==> flow/design.v <==
module cordic(clk, angle, sine, cosine);
  input clk;
  input signed [31:0] angle;  
  output signed [15:0] sine;  
  output signed [15:0] cosine;
  reg signed [15:0] x [0:12];
  reg signed [15:0] y [0:12];
  reg signed [31:0] z [0:12];
  parameter scaling_factor = 19896;  
  wire [1:0] sector;
  assign sector = angle[31:30];
  assign sine = y[12];
  assign cosine = x[12];
  wire signed [31:0] theta [0:12];
  assign theta [ 0] = 'h20000000;   
  assign theta [ 1] = 'h12E4051D;   
  assign theta [ 2] = 'h9FB385B;    
  assign theta [ 3] = 'h51111D4;    
  assign theta [ 4] = 'h28B0D43;    
  assign theta [ 5] = 'h145D7E1;    
  assign theta [ 6] = 'hA2F61E;     
  assign theta [ 7] = 'h517C55;     
  assign theta [ 8] = 'h28BE53;     
  assign theta [ 9] = 'h145F2E;     
  assign theta [10] = 'hA2F98;      
  assign theta [11] = 'h517CC;      
  assign theta [12] = 'h28BE6;      
  always @(posedge clk)
  begin 
    if (sector == 2'b00) begin
	  x[0] <= scaling_factor;
      y[0] <= 0;
      z[0] <= angle;      
    end
    else if  (sector == 2'b11) begin
	  x[0] <= scaling_factor;
      y[0] <= 0;
      z[0] <= angle;      
    end      
    else if (sector == 2'b01) begin
      x[0] <= -0;
      y[0] <= scaling_factor;
      z[0] <= {2'b00,angle[29:0]};      
    end
    else if (sector == 2'b10) begin
      x[0] <= 0;
      y[0] <= -scaling_factor;
      z[0] <= {2'b11,angle[29:0]};
    end
  end
  genvar i;
  generate
    for (i=0; i<13; i=i+1)
      begin
        wire sgn; 
	assign sgn = z[i][31];  
	wire signed [15:0] xnew, ynew;
        assign xnew = x[i] >>> i;  
        assign ynew = y[i] >>> i;
        always @(posedge clk)
          begin
            if (sgn==1)
              begin
                x[i+1] <= x[i]+ynew;
                y[i+1] <= y[i]-xnew;
                z[i+1] <= z[i]+theta[i];
              end
            else
              begin
                x[i+1] <= x[i]-ynew;
                y[i+1] <= y[i]+xnew;
                z[i+1] <= z[i]-theta[i];
              end
          end
      end
  endgenerate
endmodule
## Step by step through the tools: cordic

Tool output for the design above, in the order of the flow.
Line numbers count from 1 in the design file above.
Operators: Yosys type, input widths -> output width; for muxes data width and select width s.
Cell names lack the library's common part.
Not given: -

| design | value |
|---|---|
| design top | cordic |
| clock input | clk |
| library | sky130hd |
| timing corner | tt_025C_1v80 |

## Word level

Yosys after proc, flatten, opt, wreduce and memory -nomap, before mapping. Print and check cells are not counted. Equal cells are merged and count once.

| word-level totals | value |
|---|---|
| bits in writable memories | 0 |
| output and inout port bits | 32 |
| clocked read ports x word width | 0 |
| cells after elaboration | 159 |
| register bits | 785 |
| bits of input ports | 33 |
| latch bits | 0 |
| memories | 0 |
| memory bits (read-only) | 0 |

| operators by class | value |
|---|---|
| shifts and indexed selects | 0 |
| multiplexer cells | 43 |
| magnitude comparators | 0 |
| multipliers | 0 |
| add/sub/neg operators | 69 |
| div/mod/pow operators | 0 |
| reductions and logical operators | 5 |
| bitwise gates (word level) | 0 |
| equal/unequal tests | 3 |

Operators with widths:

| kind | number |
|---|---|
| $mux 32 | 15 |
| $mux 16 | 24 |
| $mux 15 | 4 |
| $add 16x10->16 | 2 |
| $sub 16x10->16 | 2 |
| $add 16x11->16 | 2 |
| $sub 16x11->16 | 2 |
| $add 16x12->16 | 2 |
| $sub 16x12->16 | 2 |
| $add 16x13->16 | 2 |
| $sub 16x13->16 | 2 |
| $add 16x14->16 | 2 |
| $sub 16x14->16 | 2 |
| $add 16x15->16 | 2 |
| $sub 16x15->16 | 2 |
| $sub 16x16->16 | 2 |
| $add 16x5->16 | 2 |
| $sub 16x5->16 | 2 |
| $add 16x6->16 | 2 |
| $sub 16x6->16 | 2 |
| $add 16x7->16 | 2 |
| $sub 16x7->16 | 2 |
| $add 16x8->16 | 2 |
| $sub 16x8->16 | 2 |
| $add 16x9->16 | 2 |
| $sub 16x9->16 | 2 |
| $add 32x21->32 const B | 1 |
| $sub 32x21->32 const B | 1 |

Other operator kinds: 28; their cells: 29.

## Longest topological paths

Yosys ltp: most cells in a row. Word level: on the elaborated netlist, between registers, memories and ports. Mapped: between sequential cells and ports; inverters and the memories' decode and read muxes count.

| depth | value |
|---|---|
| depth in word-level cells | 5 |
| ABC_AREA | 0 |
| depth in mapped cells | 16 |
| gate-level depth less buffers | 16 |

## Mapped cells and area

The flow's flattened synthesis, as Yosys stat reports it; memories are mapped. The netlist is that of the ABC_AREA named above (0 if unset); the other value can give another one.

Cells by type:

| type | number | area in all (um^2) |
|---|---|---|
| dfxtp_1 | 724 | 1.45E+04 |
| ha_1 | 697 | 8.72E+03 |
| xnor2_1 | 469 | 4107.69 |
| a21oi_1 | 561 | 2.81E+03 |
| xor2_1 | 245 | 2.15E+03 |
| a21o_1 | 238 | 1.79E+03 |
| nor2_1 | 338 | 1.27E+03 |
| inv_1 | 282 | 1.06E+03 |
| o21ai_0 | 200 | 1000.96 |
| nand2_1 | 246 | 923.386 |
| o21bai_1 | 94 | 705.677 |
| fa_1 | 35 | 700.672 |
| nor3_1 | 128 | 640.614 |
| o21a_1 | 64 | 480.461 |
| nand3_1 | 92 | 460.442 |
| nor2b_1 | 57 | 356.592 |
| nand2b_1 | 56 | 350.336 |
| a31oi_1 | 54 | 337.824 |

Not listed: further types 65, cells in them 576.

| synthesis totals | value |
|---|---|
| mapped cells | 5156 |
| buffer cells | 63 |
| chip area (Yosys) | 46605.9 um^2 |
| sequential area | 14493.9 um^2 |
| flip-flops | 724 |

## Timing after synthesis

Source: OpenSTA report_checks on the synthesized netlist (no wires, ideal clock, input and output delay 20% of the period each), path of least setup slack; recovery checks are left aside. Register names are those of the netlist, which keeps one name where synthesis merged equal registers.

| timing path after synthesis | value |
|---|---|
| path kind | register to register |
| start point | register z[4][31] |
| end point | register z[5][30] |
| stages | 15 |
| path buffers | 2 |
| delay of the path | 3883 ps |
| library setup time | 72 ps |
| launch time at the first pin | 0 ps |
| required time | 3428 ps |
| data arrival time | 3811 ps |
| period | 3500 ps |
| path slack | -383 ps |
| synthesis period reached | 3883 ps |

"delay of the path" is the arrival time less input delay plus setup time.
"stages": output pins that drive a net of the path, with the launching flip-flop's if there is one; two outputs of one cell count as two.
"synthesis period reached" = period - worst setup slack (recovery checks aside). The figure is calculated, with input and output delays left at 20% of the set period.
The rows between start and end are the longest chain of elaborated cells between them; the timing report does not say that the signal goes this way. Where chains are equally long, one stands for them.
Each line given opens the expression or statement behind the cell; cells for indexed reads and writes are added by Yosys, which also makes memories of some case tables.

| between the ends, after synthesis | value |
|---|---|
| cells stage by stage | dfxtp_1 -> clkbuf_1 -> clkbuf_1 -> inv_1 -> fa_1 -> nor2b_1 -> o31ai_1 -> a211oi_1 -> o211ai_1 -> a211oi_1 -> a21oi_1 -> o311ai_1 -> a31oi_1 -> o21bai_1 -> xor2_1 |
| length of the longest elaborated chain | 1 |
| elaborated cells on any way between the ends | 1 |
| source lines of those cells | 1 |
| classes of those cells | mux: 1 |

RTL lines, path after synthesis:

| item | line | RTL |
|---|---|---|
| start, declared | 8 | `reg signed [31:0] z [0:12];` |
| start, assigned | 66 | `z[i+1] <= z[i]+theta[i];` |
| start, assigned | 72 | `z[i+1] <= z[i]-theta[i];` |
| $mux 32 | 62 | `if (sgn==1)` |
| end, assigned | 66 |  |
| end, assigned | 72 |  |
| end, declared | 8 |  |

## Timing after layout

Path of least setup slack in the final report of run 1 (OpenROAD, finished layout, wires in). Where an end is a register, its clock arrival counts in the times.
The path's times are printed in steps of 10 ps; the period is the one set.

| timing path post-layout | value |
|---|---|
| path kind | register to register |
| start point | register y[3][3] |
| end point | register x[4][15] |
| path buffers | 1 |
| data arrival time | 4040 ps |
| launch time at the first pin | 670 ps |
| stages | 16 |
| library setup time | 70 ps |
| path slack | 80 ps |
| period | 3500 ps |
| required time | 4120 ps |

The rows between start and end are the longest chain of elaborated cells between them; the timing report does not say that the signal goes this way. Where chains are equally long, one stands for them.

| between the ends, post-layout | value |
|---|---|
| cells stage by stage | dfxtp_4 -> inv_1 -> ha_1 -> nand2b_1 -> or4_4 -> nor2_4 -> buf_4 -> a21oi_1 -> xnor2_1 -> ha_1 -> o211ai_1 -> o21ai_2 -> o41ai_2 -> o21bai_1 -> a21oi_2 -> xor2_1 |
| length of the longest elaborated chain | 2 |
| elaborated cells on any way between the ends | 3 |
| source lines of those cells | 3 |
| classes of those cells | add/sub: 2; mux: 1 |

RTL lines, path post-layout:

| item | line | RTL |
|---|---|---|
| start, declared | 7 | `reg signed [15:0] y [0:12];` |
| start, assigned | 65 | `y[i+1] <= y[i]-xnew;` |
| start, assigned | 71 | `y[i+1] <= y[i]+xnew;` |
| $sub 16x13->16 | 70 | `x[i+1] <= x[i]-ynew;` |
| $mux 16 | 62 | `if (sgn==1)` |
| end, assigned | 64 | `x[i+1] <= x[i]+ynew;` |
| end, assigned | 70 |  |
| end, declared | 6 | `reg signed [15:0] x [0:12];` |

Subject: cordic on sky130hd, stored results

Hello all,

Stored flow runs of cordic (5 of them; Yosys, OpenROAD, sky130hd). They differ in their settings and are not a sequence. Constraints: input delay and output delay 20% of the set period each, output load 0.01 pF.
By "clock period reached" is meant the clock period of the run minus its worst setup slack. This is arithmetic on one report: input and output delays are still those of the set period (20% each).
Among the settings, n/a means not set for that run.
Among the results, n/a means that no value is shown for the run.

| setting or result | run 1 | run 2 | run 3 | run 4 | run 5 |
|---|---|---|---|---|---|
| ABC_AREA | 0 | 1 | 1 | n/a | n/a |
| CAP_MARGIN | 25 | 20 | 20 | 40 | 20 |
| CELL_PAD_IN_SITES_DETAIL_PLACEMENT | 1 | n/a | 2 | n/a | 2 |
| CORE_ASPECT_RATIO | 0.5 | n/a | 1.68 | n/a | 0.88 |
| CORE_MARGIN | 7 | 2 | 3 | 8 | 8 |
| CORE_UTILIZATION | 26 | 40 | 52 | 48 | 55 |
| CTS_CLUSTER_SIZE | 57 | n/a | n/a | 55 | n/a |
| HOLD_SLACK_MARGIN | 0.25 | 0.25 | 0.16 | n/a | n/a |
| PLACE_DENSITY | 0.68 | n/a | n/a | 0.83 | n/a |
| SETUP_SLACK_MARGIN | 0.27 | 0.27 | n/a | 1.77 | 0.35 |
| SLEW_MARGIN | 10 | 10 | 0 | 30 | 20 |
| period_ns | 3.5 | 3.5 | 5.7 | 6.06 | 5.12 |
| PLACE_DENSITY_LB_ADDON | n/a | 0.14 | 0.17 | n/a | 0.26 |
| CELL_PAD_IN_SITES_GLOBAL_PLACEMENT | n/a | n/a | 2 | 2 | n/a |
| MAX_ROUTING_LAYER | n/a | n/a | met4 | n/a | met4 |
| MIN_ROUTING_LAYER | n/a | n/a | met1 | met2 | n/a |
| GPL_ROUTABILITY_DRIVEN | n/a | n/a | n/a | 0 | 1 |
| GPL_TIMING_DRIVEN | n/a | n/a | n/a | 0 | n/a |
| TNS_END_PERCENT | n/a | n/a | n/a | 5 | n/a |
| synthesis area (um^2) | 46605.9 | 59224.3 | n/a | 46605.9 | n/a |
| overall die area (um^2) | 192022.0 | 151154.0 | n/a | 107322.0 | n/a |
| std-cell area (final layout) (um^2) | 55948.7 | 65287.6 | n/a | 51939.8 | n/a |
| utilization | 0.316 | 0.443 | n/a | 0.539 | n/a |
| setup slack of the worst path (ps) | 83 | 672 | n/a | 1846 | n/a |
| worst hold slack after layout (ps) | 323 | 322 | n/a | 324 | n/a |
| clock period reached (ps) | 3417 | 2828 | n/a | 4214 | n/a |

Run 3: no results, placement failed with FLW-0024
Run 5: no results, placement failed with DPL-0033

Thanks
